==> flow/design.v <==
module alu (
    input               i_clk,
    input               i_rst_n,
    input               i_valid,
    input signed [11:0] i_data_a,
    input signed [11:0] i_data_b,
    input        [2:0]  i_inst,
    output              o_valid,
    output       [11:0] o_data,
    output              o_overflow
);
reg  [11:0] o_data_w, o_data_r;
reg         o_valid_w, o_valid_r;
reg         o_overflow_w, o_overflow_r;
reg  [19:0] data_old;
reg         overflow_old;
wire [12:0] data_add, data_sub, data_mean;
wire [23:0] data_mul;
wire [19:0] data_mul_round;
wire [20:0] data_mac;
wire [11:0] data_a_abs, data_b_abs;
assign o_valid = o_valid_r;
assign o_data = o_data_r;
assign o_overflow = o_overflow_r;
assign data_add = {i_data_a[11], i_data_a} + {i_data_b[11], i_data_b};
assign data_sub = {i_data_a[11], i_data_a} - {i_data_b[11], i_data_b};
assign data_mul = {{12{i_data_a[11]}}, i_data_a} * {{12{i_data_b[11]}}, i_data_b};
assign data_mul_round = {data_mul[23], data_mul[23:5]} + {19'd0, data_mul[4]};
assign data_mac = {data_mul_round[19], data_mul_round} + {data_old[19], data_old};
assign data_mean = data_add >> 1;
assign data_a_abs = i_data_a[11]? ~(i_data_a)+12'd1: i_data_a;
assign data_b_abs = i_data_b[11]? ~(i_data_b)+12'd1: i_data_b;
always@(*) begin
  o_data_w = 12'd0;
  o_valid_w = i_valid;
  o_overflow_w = 1'b0;
  case(i_inst)
    3'b000: begin  
      o_overflow_w = ^data_add[12:11];
      o_data_w = data_add[11:0];
    end
    3'b001: begin  
      o_overflow_w = ^data_sub[12:11];
      o_data_w = data_sub[11:0];
    end
    3'b010: begin  
      o_data_w = data_mul_round[11:0];
      o_overflow_w = ~(data_mul_round[19:11] == 9'b1_1111_1111 | data_mul_round[19:11] == 9'b0_0000_0000);
    end
    3'b011: begin  
      o_data_w = data_mac[11:0]; 
      o_overflow_w = ~(data_mac[20:11] == 10'b11_1111_1111 | data_mac[20:11] == 10'b00_0000_0000) | overflow_old;
    end
    3'b100: begin  
      o_data_w = ~(i_data_a ^ i_data_b);
    end
    3'b101: begin  
      o_data_w = ~i_data_a[11]? i_data_a: 12'd0;
    end
    3'b110: begin  
      o_data_w = data_mean[11:0];
    end
    3'b111: begin  
      o_data_w = (data_a_abs >= data_b_abs)? data_a_abs: data_b_abs;
    end
  endcase
end
always@(posedge i_clk or negedge i_rst_n) begin
  if(~i_rst_n) begin
    o_data_r <= 12'd0;
    o_overflow_r <= 1'b0;
    o_valid_r <= 1'b0;
  end 
  else begin
    o_data_r <= o_data_w;
    o_overflow_r <= o_overflow_w;
    o_valid_r <= o_valid_w;
  end
end
always@(posedge i_clk or negedge i_rst_n) begin
  if(~i_rst_n) begin
    data_old <= 20'd0;
    overflow_old <= 1'b0;
  end
  else if(i_valid) begin
    if(i_inst == 3'b011)begin
      data_old <= {{8{o_data_w[11]}}, o_data_w};
      overflow_old <= o_overflow_w;
    end
    else begin
      data_old <= 20'd0;
      overflow_old <= 1'b0;
    end
  end
end
endmodule
Step by step through the tools: alu
Module alu before and after one edit of its RTL, step after step.
"before" refers to lines of the RTL above, "after" to lines of the edited file.
"diff": "after" minus "before" as printed here. "change_rel_pct": 100 x difference / "before".
Operators carry their Yosys type and port widths (W data, S select, Z words).
Library cell names are shortened.
{"block": "inputs", "top": "alu", "clk_port": "i_clk", "cell_library": "sky130hd", "corner": "tt_025C_1v80"}

Edit of the RTL
The edit as a unified diff against the file above.
The edit is scripted, without regard to the design's behaviour, which it may alter; it was not made to optimise anything.
begin of diff
@@ -3,5 +3,5 @@
     input               i_rst_n,
     input               i_valid,
-    input signed [11:0] i_data_a,
+    input signed [14:0] i_data_a,
     input signed [11:0] i_data_b,
     input        [2:0]  i_inst,
end of diff

Word level
Counts by Yosys on the flattened word-level netlist (proc, flatten, opt, wreduce; memories kept). Register bits leave out memories and registers merged into their read ports (data or address). Print and check cells are left out. Cells with the same type and inputs are merged into one.
{"block": "word_totals", "item": "register_bits", "before": 35, "after": 35, "diff": 0, "change_rel_pct": 0.00}
{"block": "word_totals", "item": "in_bits", "before": 30, "after": 33, "diff": 3, "change_rel_pct": 10.00}
{"block": "word_totals", "item": "out_inout_bits", "before": 14, "after": 14, "diff": 0, "change_rel_pct": 0.00}
{"block": "op_classes", "item": "add_sub_neg", "before": 6, "after": 6, "diff": 0, "change_rel_pct": 0.00}
{"block": "op_classes", "item": "n_mul", "before": 1, "after": 1, "diff": 0, "change_rel_pct": 0.00}
{"block": "op_classes", "item": "compare", "before": 1, "after": 1, "diff": 0, "change_rel_pct": 0.00}
{"block": "op_classes", "item": "equal", "before": 9, "after": 9, "diff": 0, "change_rel_pct": 0.00}
{"block": "op_classes", "item": "muxes", "before": 8, "after": 8, "diff": 0, "change_rel_pct": 0.00}
{"block": "op_classes", "item": "n_logic", "before": 9, "after": 9, "diff": 0, "change_rel_pct": 0.00}
{"block": "op_classes", "item": "reduce_and_logical", "before": 6, "after": 6, "diff": 0, "change_rel_pct": 0.00}
{"block": "ops", "op": "$add A12 B12 Y13", "before": 1, "after": 0, "diff": -1, "change_rel_pct": -100.00}
{"block": "ops", "op": "$mul A12 B12 Y24", "before": 1, "after": 0, "diff": -1, "change_rel_pct": -100.00}
{"block": "ops", "op": "$sub A12 B12 Y13", "before": 1, "after": 0, "diff": -1, "change_rel_pct": -100.00}
{"block": "ops", "op": "$add A13 B13 Y13", "before": 0, "after": 1, "diff": 1}
{"block": "ops", "op": "$mul A16 B25 Y24", "before": 0, "after": 1, "diff": 1}
{"block": "ops", "op": "$sub A13 B13 Y13", "before": 0, "after": 1, "diff": 1}
{"block": "ops", "op": "$eq A3 B3 Y1 const B", "before": 4, "after": 4, "diff": 0, "change_rel_pct": 0.00}
{"block": "ops", "op": "$mux W12", "before": 3, "after": 3, "diff": 0, "change_rel_pct": 0.00}
{"block": "ops", "op": "$not A12 Y12", "before": 3, "after": 3, "diff": 0, "change_rel_pct": 0.00}
{"block": "ops", "op": "$or A1 B1 Y1", "before": 3, "after": 3, "diff": 0, "change_rel_pct": 0.00}
{"block": "ops", "op": "$add A12 B1 Y12 const B", "before": 2, "after": 2, "diff": 0, "change_rel_pct": 0.00}
{"block": "ops", "op": "$eq A3 B2 Y1 const B", "before": 2, "after": 2, "diff": 0, "change_rel_pct": 0.00}
{"block": "ops", "op": "$not A1 Y1", "before": 2, "after": 2, "diff": 0, "change_rel_pct": 0.00}
{"block": "ops", "op": "$reduce_xor A2 Y1", "before": 2, "after": 2, "diff": 0, "change_rel_pct": 0.00}
{"block": "ops", "op": "$add A19 B2 Y20", "before": 1, "after": 1, "diff": 0, "change_rel_pct": 0.00}
{"block": "ops", "op": "$add A20 B20 Y21", "before": 1, "after": 1, "diff": 0, "change_rel_pct": 0.00}
{"block": "ops", "op": "$eq A10 B10 Y1 const B", "before": 1, "after": 1, "diff": 0, "change_rel_pct": 0.00}
{"block": "ops", "op": "$eq A3 B1 Y1 const B", "before": 1, "after": 1, "diff": 0, "change_rel_pct": 0.00}
{"block": "ops", "op": "$eq A9 B9 Y1 const B", "before": 1, "after": 1, "diff": 0, "change_rel_pct": 0.00}
{"block": "ops", "op": "$ge A12 B12 Y1", "before": 1, "after": 1, "diff": 0, "change_rel_pct": 0.00}
{"block": "ops", "op": "$logic_not A10 Y1", "before": 1, "after": 1, "diff": 0, "change_rel_pct": 0.00}
{"block": "ops", "op": "$logic_not A3 Y1", "before": 1, "after": 1, "diff": 0, "change_rel_pct": 0.00}
{"block": "ops", "op": "$logic_not A9 Y1", "before": 1, "after": 1, "diff": 0, "change_rel_pct": 0.00}
{"block": "ops", "op": "$mux W1", "before": 1, "after": 1, "diff": 0, "change_rel_pct": 0.00}
{"block": "ops", "op": "$mux W11", "before": 1, "after": 1, "diff": 0, "change_rel_pct": 0.00}
{"block": "ops", "op": "$mux W20", "before": 1, "after": 1, "diff": 0, "change_rel_pct": 0.00}
{"block": "ops", "op": "$pmux W1 S5", "before": 1, "after": 1, "diff": 0, "change_rel_pct": 0.00}
{"block": "ops", "op": "$pmux W12 S8", "before": 1, "after": 1, "diff": 0, "change_rel_pct": 0.00}
Not every row of either side is listed.

Depth
Longest topological path by Yosys (ltp), each cell counted once; first at word level (registers and memories cut), then after technology mapping (sequential cells cut; the memories' decode and read muxes count).
{"block": "depth", "item": "ltp_word", "before": 9, "after": 9, "diff": 0, "change_rel_pct": 0.00}
{"block": "depth", "item": "ABC_AREA", "before": "0", "after": "0"}
{"block": "depth", "item": "ltp_mapped", "before": 34, "after": 39, "diff": 5, "change_rel_pct": 14.71}

Synthesis result
Source: synth_stat.txt of the flow (Yosys; design flattened, memories mapped). It holds for the ABC_AREA given above (unset counts as 0); a run with the other value may have another netlist.
{"block": "synth_totals", "item": "cell_count", "before": 1312, "after": 1514, "diff": 202, "change_rel_pct": 15.40}
{"block": "synth_totals", "item": "area_um2", "before": 10472.5, "after": 12298.0, "diff": 1825.5, "change_rel_pct": 17.43}
{"block": "synth_totals", "item": "sequential_area_um2", "before": 675.6, "after": 675.6, "diff": 0.0, "change_rel_pct": 0.00}
{"block": "synth_totals", "item": "ff_cells", "before": 27, "after": 27, "diff": 0, "change_rel_pct": 0.00}
{"block": "synth_totals", "item": "buf_cells", "before": 54, "after": 72, "diff": 18, "change_rel_pct": 33.33}
{"block": "by_type", "cell": "fa_1", "before": 141, "after": 176, "diff": 35, "change_rel_pct": 24.82}
{"block": "by_type", "cell": "inv_1", "before": 217, "after": 244, "diff": 27, "change_rel_pct": 12.44}
{"block": "by_type", "cell": "nand2_1", "before": 135, "after": 161, "diff": 26, "change_rel_pct": 19.26}
{"block": "by_type", "cell": "xnor2_1", "before": 58, "after": 80, "diff": 22, "change_rel_pct": 37.93}
{"block": "by_type", "cell": "and2_1", "before": 34, "after": 54, "diff": 20, "change_rel_pct": 58.82}
{"block": "by_type", "cell": "ha_1", "before": 108, "after": 127, "diff": 19, "change_rel_pct": 17.59}
{"block": "by_type", "cell": "clkbuf_1", "before": 51, "after": 66, "diff": 15, "change_rel_pct": 29.41}
{"block": "by_type", "cell": "nand3_1", "before": 28, "after": 15, "diff": -13, "change_rel_pct": -46.43}
{"block": "by_type", "cell": "o21ai_0", "before": 40, "after": 52, "diff": 12, "change_rel_pct": 30.00}
{"block": "by_type", "cell": "nor2_1", "before": 86, "after": 97, "diff": 11, "change_rel_pct": 12.79}
{"block": "by_type", "cell": "a21oi_1", "before": 72, "after": 63, "diff": -9, "change_rel_pct": -12.50}
{"block": "by_type", "cell": "xor2_1", "before": 27, "after": 19, "diff": -8, "change_rel_pct": -29.63}
{"block": "by_type", "cell": "o22ai_1", "before": 11, "after": 18, "diff": 7, "change_rel_pct": 63.64}
{"block": "by_type", "cell": "mux2_2", "before": 9, "after": 2, "diff": -7, "change_rel_pct": -77.78}
{"block": "by_type", "cell": "a221oi_1", "before": 2, "after": 8, "diff": 6, "change_rel_pct": 300.00}
{"block": "by_type", "cell": "or2_2", "before": 2, "after": 8, "diff": 6, "change_rel_pct": 300.00}
{"block": "by_type", "cell": "o31ai_1", "before": 5, "after": 10, "diff": 5, "change_rel_pct": 100.00}
{"block": "by_type", "cell": "nor2b_1", "before": 17, "after": 21, "diff": 4, "change_rel_pct": 23.53}
Not every row of either side is listed.

Path before layout
OpenSTA on the mapped netlist: ideal clock, no wires. The path of least setup slack (recovery checks aside). Input and output delay are each 20% of the period. Register names are those of the netlist, which keeps one name where synthesis merged equal registers.
{"block": "synth_timing", "item": "kind", "before": "input -> register", "after": "input -> register"}
{"block": "synth_timing", "item": "startpoint", "before": "input i_data_a[11]", "after": "input i_data_b[11]"}
{"block": "synth_timing", "item": "endpoint", "before": "register overflow_old", "after": "register overflow_old"}
{"block": "synth_timing", "item": "clock_period_ns", "before": 10.0, "after": 10.0, "diff": 0.0, "change_rel_pct": 0.00}
{"block": "synth_timing", "item": "in_delay_ns", "before": 2.000, "after": 2.000, "diff": 0.000, "change_rel_pct": 0.00}
{"block": "synth_timing", "item": "t_first_pin_ns", "before": 2.000, "after": 2.000, "diff": 0.000, "change_rel_pct": 0.00}
{"block": "synth_timing", "item": "arrival_ns", "before": 9.843, "after": 10.438, "diff": 0.595, "change_rel_pct": 6.04}
{"block": "synth_timing", "item": "required_ns", "before": 9.856, "after": 9.880, "diff": 0.024, "change_rel_pct": 0.24}
{"block": "synth_timing", "item": "setup_slack_ns", "before": 0.013, "after": -0.558, "diff": -0.571}
{"block": "synth_timing", "item": "delay_ns", "before": 7.987, "after": 8.558, "diff": 0.571, "change_rel_pct": 7.15}
{"block": "synth_timing", "item": "path_stages", "before": 33, "after": 32, "diff": -1, "change_rel_pct": -3.03}
{"block": "synth_timing", "item": "n_path_buf", "before": 3, "after": 3, "diff": 0, "change_rel_pct": 0.00}
{"block": "synth_timing", "item": "period_less_setup_slack_ns", "before": 9.987, "after": 10.558, "diff": 0.571, "change_rel_pct": 5.72}
"delay_ns" is the arrival time less input delay plus setup time.
"path_stages" counts driving pins, that of a launching flip-flop among them; a cell with two outputs on the path counts twice.
"period_less_setup_slack_ns" = period - worst setup slack (recovery checks aside). The figure is calculated, with input and output delays left at 20% of the set period.
Between the ends stands the longest chain of elaborated cells between them, by number of cells; it is not shown to be the way that was timed. Of several equally long chains one is given.
A line is the first line of the expression or statement that the cell stems from. Yosys adds cells for indexed reads and writes and turns some case tables into memories.
At most two assigning lines are given for a register; there are more.
{"block": "synth_via_before", "path_cell_list": "clkbuf_1 clkbuf_1 nand2_1 inv_1 fa_1 ha_1 inv_1 fa_1 inv_1 fa_1 inv_1 fa_1 inv_1 ha_1 a21o_1 nor3_1 nand3_1 a221o_1 nor4b_4 and4_1 nor2_1 ha_1 clkbuf_1 and2_1 o311ai_0 a21oi_1 a41o_1 a21o_1 nand2_1 a31o_2 or4_1 nor3b_1 o32ai_1", "elab_chain_len": 9, "cone_cells": 18, "cone_lines": 11}
{"block": "synth_lines_before", "item": "start: declaration", "line": 5, "text": "input signed [11:0] i_data_a,"}
{"block": "synth_lines_before", "item": "$mul A12 B12 Y24", "line": 27, "text": "assign data_mul = {{12{i_data_a[11]}}, i_data_a} * {{12{i_data_b[11]}}, i_data_b};"}
{"block": "synth_lines_before", "item": "$add A19 B2 Y20", "line": 28, "text": "assign data_mul_round = {data_mul[23], data_mul[23:5]} + {19'd0, data_mul[4]};"}
{"block": "synth_lines_before", "item": "$add A20 B20 Y21", "line": 29, "text": "assign data_mac = {data_mul_round[19], data_mul_round} + {data_old[19], data_old};"}
{"block": "synth_lines_before", "item": "$eq A10 B10 Y1", "line": 52, "text": "o_overflow_w = ~(data_mac[20:11] == 10'b11_1111_1111 | data_mac[20:11] == 10'b00_0000_0000) | overflow_old;"}
{"block": "synth_lines_before", "item": "$or A1 B1 Y1", "line": 52}
{"block": "synth_lines_before", "item": "$not A1 Y1", "line": 52}
{"block": "synth_lines_before", "item": "$or A1 B1 Y1", "line": 52}
{"block": "synth_lines_before", "item": "$pmux W1 S5", "line": 37, "text": "case(i_inst)"}
{"block": "synth_lines_before", "item": "$mux W1", "line": 86, "text": "if(i_inst == 3'b011)begin"}
{"block": "synth_lines_before", "item": "end: assignment", "line": 83, "text": "overflow_old <= 1'b0;"}
{"block": "synth_lines_before", "item": "end: assignment", "line": 88, "text": "overflow_old <= o_overflow_w;"}
{"block": "synth_lines_before", "item": "end: declaration", "line": 16, "text": "reg         overflow_old;"}
{"block": "synth_via_after", "path_cell_list": "clkbuf_1 buf_1 nand2_1 fa_1 inv_1 fa_1 inv_1 fa_1 fa_1 fa_1 fa_1 inv_1 ha_1 a21o_1 a221o_1 nor3b_1 o21ai_0 and3_1 clkbuf_1 or2_2 nor3_1 xnor2_1 ha_1 nand2b_1 or3_1 nor3_1 nor3_1 a2111o_1 a2111oi_0 nor2_1 a311o_1 a31o_1", "elab_chain_len": 9, "cone_cells": 18, "cone_lines": 11}
{"block": "synth_lines_after", "item": "start: declaration", "line": 6, "text": "input signed [11:0] i_data_b,"}
{"block": "synth_lines_after", "item": "$mul A16 B25 Y24", "line": 27, "text": "assign data_mul = {{12{i_data_a[11]}}, i_data_a} * {{12{i_data_b[11]}}, i_data_b};"}
{"block": "synth_lines_after", "item": "$add A19 B2 Y20", "line": 28, "text": "assign data_mul_round = {data_mul[23], data_mul[23:5]} + {19'd0, data_mul[4]};"}
{"block": "synth_lines_after", "item": "$add A20 B20 Y21", "line": 29, "text": "assign data_mac = {data_mul_round[19], data_mul_round} + {data_old[19], data_old};"}
{"block": "synth_lines_after", "item": "$eq A10 B10 Y1", "line": 52, "text": "o_overflow_w = ~(data_mac[20:11] == 10'b11_1111_1111 | data_mac[20:11] == 10'b00_0000_0000) | overflow_old;"}
{"block": "synth_lines_after", "item": "$or A1 B1 Y1", "line": 52}
{"block": "synth_lines_after", "item": "$not A1 Y1", "line": 52}
{"block": "synth_lines_after", "item": "$or A1 B1 Y1", "line": 52}
{"block": "synth_lines_after", "item": "$pmux W1 S5", "line": 37, "text": "case(i_inst)"}
{"block": "synth_lines_after", "item": "$mux W1", "line": 86, "text": "if(i_inst == 3'b011)begin"}
{"block": "synth_lines_after", "item": "end: assignment", "line": 83, "text": "overflow_old <= 1'b0;"}
{"block": "synth_lines_after", "item": "end: assignment", "line": 88, "text": "overflow_old <= o_overflow_w;"}
{"block": "synth_lines_after", "item": "end: declaration", "line": 16, "text": "reg         overflow_old;"}

Timing after layout
From the final timing report of each run of set A: the path of least setup slack in the routed layout; clock arrival at registers is part of the times.
{"block": "layout_timing", "item": "kind", "before": "input -> register", "after": "input -> register"}
{"block": "layout_timing", "item": "startpoint", "before": "input i_data_a[11]", "after": "input i_data_a[6]"}
{"block": "layout_timing", "item": "endpoint", "before": "register o_overflow_r", "after": "register overflow_old"}
{"block": "layout_timing", "item": "clock_period_ns", "before": 9.8, "after": 9.8, "diff": 0.0, "change_rel_pct": 0.00}
{"block": "layout_timing", "item": "in_delay_ns", "before": 1.96, "after": 1.96, "diff": 0.00, "change_rel_pct": 0.00}
{"block": "layout_timing", "item": "t_first_pin_ns", "before": 1.96, "after": 1.96, "diff": 0.00, "change_rel_pct": 0.00}
{"block": "layout_timing", "item": "arrival_ns", "before": 9.61, "after": 9.92, "diff": 0.31, "change_rel_pct": 3.23}
{"block": "layout_timing", "item": "required_ns", "before": 9.93, "after": 9.95, "diff": 0.02, "change_rel_pct": 0.20}
{"block": "layout_timing", "item": "setup_slack_ns", "before": 0.32, "after": 0.03, "diff": -0.29}
{"block": "layout_timing", "item": "path_stages", "before": 33, "after": 32, "diff": -1, "change_rel_pct": -3.03}
{"block": "layout_timing", "item": "n_path_buf", "before": 8, "after": 5, "diff": -3, "change_rel_pct": -37.50}
Between the ends stands the longest chain of elaborated cells between them, by number of cells; it is not shown to be the way that was timed. Of several equally long chains one is given.
At most two assigning lines are given for a register; there are more.
{"block": "layout_via_before", "path_cell_list": "clkdlybuf4s50_1 buf_6 inv_1 nor2_1 buf_4 buf_4 fa_1 inv_1 fa_1 fa_1 fa_1 fa_1 inv_1 ha_1 buf_4 buf_4 nor4_1 a221o_1 buf_4 buf_4 xor2_2 ha_1 a21o_1 a21o_1 a21o_1 a21oi_1 o21ai_0 a21oi_1 xor2_1 o2111ai_1 or4_4 mux2i_1 o211ai_1", "elab_chain_len": 8, "cone_cells": 17, "cone_lines": 10}
{"block": "layout_lines_before", "item": "start: declaration", "line": 5, "text": "input signed [11:0] i_data_a,"}
{"block": "layout_lines_before", "item": "$mul A12 B12 Y24", "line": 27, "text": "assign data_mul = {{12{i_data_a[11]}}, i_data_a} * {{12{i_data_b[11]}}, i_data_b};"}
{"block": "layout_lines_before", "item": "$add A19 B2 Y20", "line": 28, "text": "assign data_mul_round = {data_mul[23], data_mul[23:5]} + {19'd0, data_mul[4]};"}
{"block": "layout_lines_before", "item": "$add A20 B20 Y21", "line": 29, "text": "assign data_mac = {data_mul_round[19], data_mul_round} + {data_old[19], data_old};"}
{"block": "layout_lines_before", "item": "$eq A10 B10 Y1", "line": 52, "text": "o_overflow_w = ~(data_mac[20:11] == 10'b11_1111_1111 | data_mac[20:11] == 10'b00_0000_0000) | overflow_old;"}
{"block": "layout_lines_before", "item": "$or A1 B1 Y1", "line": 52}
{"block": "layout_lines_before", "item": "$not A1 Y1", "line": 52}
{"block": "layout_lines_before", "item": "$or A1 B1 Y1", "line": 52}
{"block": "layout_lines_before", "item": "$pmux W1 S5", "line": 37, "text": "case(i_inst)"}
{"block": "layout_lines_before", "item": "end: assignment", "line": 71, "text": "o_overflow_r <= 1'b0;"}
{"block": "layout_lines_before", "item": "end: assignment", "line": 76, "text": "o_overflow_r <= o_overflow_w;"}
{"block": "layout_lines_before", "item": "end: declaration", "line": 14, "text": "reg         o_overflow_w, o_overflow_r;"}
{"block": "layout_via_after", "path_cell_list": "buf_8 buf_8 buf_4 and2_1 fa_1 inv_1 fa_1 fa_1 fa_1 fa_1 fa_1 inv_1 ha_4 a31o_4 buf_6 nor3_1 a2111o_1 a311oi_4 buf_4 nand4_1 nor2_2 xnor2_2 ha_1 and3_1 and3_4 nor3_4 nor3_2 a2111o_1 a2111oi_4 nor2_1 a311o_1 a31o_1", "elab_chain_len": 9, "cone_cells": 18, "cone_lines": 11}
{"block": "layout_lines_after", "item": "start: declaration", "line": 5, "text": "input signed [14:0] i_data_a,"}
{"block": "layout_lines_after", "item": "$mul A16 B25 Y24", "line": 27, "text": "assign data_mul = {{12{i_data_a[11]}}, i_data_a} * {{12{i_data_b[11]}}, i_data_b};"}
{"block": "layout_lines_after", "item": "$add A19 B2 Y20", "line": 28, "text": "assign data_mul_round = {data_mul[23], data_mul[23:5]} + {19'd0, data_mul[4]};"}
{"block": "layout_lines_after", "item": "$add A20 B20 Y21", "line": 29, "text": "assign data_mac = {data_mul_round[19], data_mul_round} + {data_old[19], data_old};"}
{"block": "layout_lines_after", "item": "$eq A10 B10 Y1", "line": 52, "text": "o_overflow_w = ~(data_mac[20:11] == 10'b11_1111_1111 | data_mac[20:11] == 10'b00_0000_0000) | overflow_old;"}
{"block": "layout_lines_after", "item": "$or A1 B1 Y1", "line": 52}
{"block": "layout_lines_after", "item": "$not A1 Y1", "line": 52}
{"block": "layout_lines_after", "item": "$or A1 B1 Y1", "line": 52}
{"block": "layout_lines_after", "item": "$pmux W1 S5", "line": 37, "text": "case(i_inst)"}
{"block": "layout_lines_after", "item": "$mux W1", "line": 86, "text": "if(i_inst == 3'b011)begin"}
{"block": "layout_lines_after", "item": "end: assignment", "line": 83, "text": "overflow_old <= 1'b0;"}
{"block": "layout_lines_after", "item": "end: assignment", "line": 88, "text": "overflow_old <= o_overflow_w;"}
{"block": "layout_lines_after", "item": "end: declaration", "line": 16, "text": "reg         overflow_old;"}

Layout results
Both versions went through the flow (Yosys, OpenROAD) with the same settings in each pair. Constraints: input delay and output delay 20% of the set period each, output load 0.01 pF.
{"block": "flow_settings_set_A", "CORE_UTILIZATION": 40, "period_ns": 9.8, "CAP_MARGIN": 20, "CORE_MARGIN": 2, "SLEW_MARGIN": 20}
{"block": "results_set_A", "item": "synthArea_um2", "before": 10472.5, "after": 12298.0, "diff": 1825.5, "change_rel_pct": 17.43}
{"block": "results_set_A", "item": "die_um2", "before": 27491.3, "after": 32162.8, "diff": 4671.5, "change_rel_pct": 16.99}
{"block": "results_set_A", "item": "final_stdcell_area_um2", "before": 13215.2, "after": 16562.1, "diff": 3346.9, "change_rel_pct": 25.33}
{"block": "results_set_A", "item": "util_frac", "before": 0.51, "after": 0.544, "diff": 0.034}
{"block": "results_set_A", "item": "timing.setup.ws_ns", "before": 0.321, "after": 0.032, "diff": -0.289}
{"block": "results_set_A", "item": "setupTns_ns", "before": 0.000, "after": 0.000, "diff": 0.000}
{"block": "flow_settings_set_B", "ABC_AREA": 1, "CAP_MARGIN": 15, "CELL_PAD_IN_SITES_DETAIL_PLACEMENT": 0, "CORE_ASPECT_RATIO": 0.96, "CORE_MARGIN": 7, "CORE_UTILIZATION": 21, "CTS_CLUSTER_DIAMETER": 94, "GPL_ROUTABILITY_DRIVEN": 0, "GPL_TIMING_DRIVEN": 1, "MAX_ROUTING_LAYER": "met5", "MIN_ROUTING_LAYER": "met1", "PLACE_DENSITY_LB_ADDON": 0.04, "SETUP_SLACK_MARGIN": 1.43, "period_ns": 11.2, "SLEW_MARGIN": 20}
{"block": "results_set_B", "item": "synthArea_um2", "before": 11323.4, "after": 13197.7, "diff": 1874.3, "change_rel_pct": 16.55}
{"block": "results_set_B", "item": "die_um2", "before": 60619.1, "after": 70062.4, "diff": 9443.3, "change_rel_pct": 15.58}
{"block": "results_set_B", "item": "final_stdcell_area_um2", "before": 13170.1, "after": 16204.3, "diff": 3034.2, "change_rel_pct": 23.04}
{"block": "results_set_B", "item": "util_frac", "before": 0.247, "after": 0.262, "diff": 0.015}
{"block": "results_set_B", "item": "timing.setup.ws_ns", "before": 1.868, "after": 1.847, "diff": -0.021}
{"block": "results_set_B", "item": "setupTns_ns", "before": 0.000, "after": 0.000, "diff": 0.000}
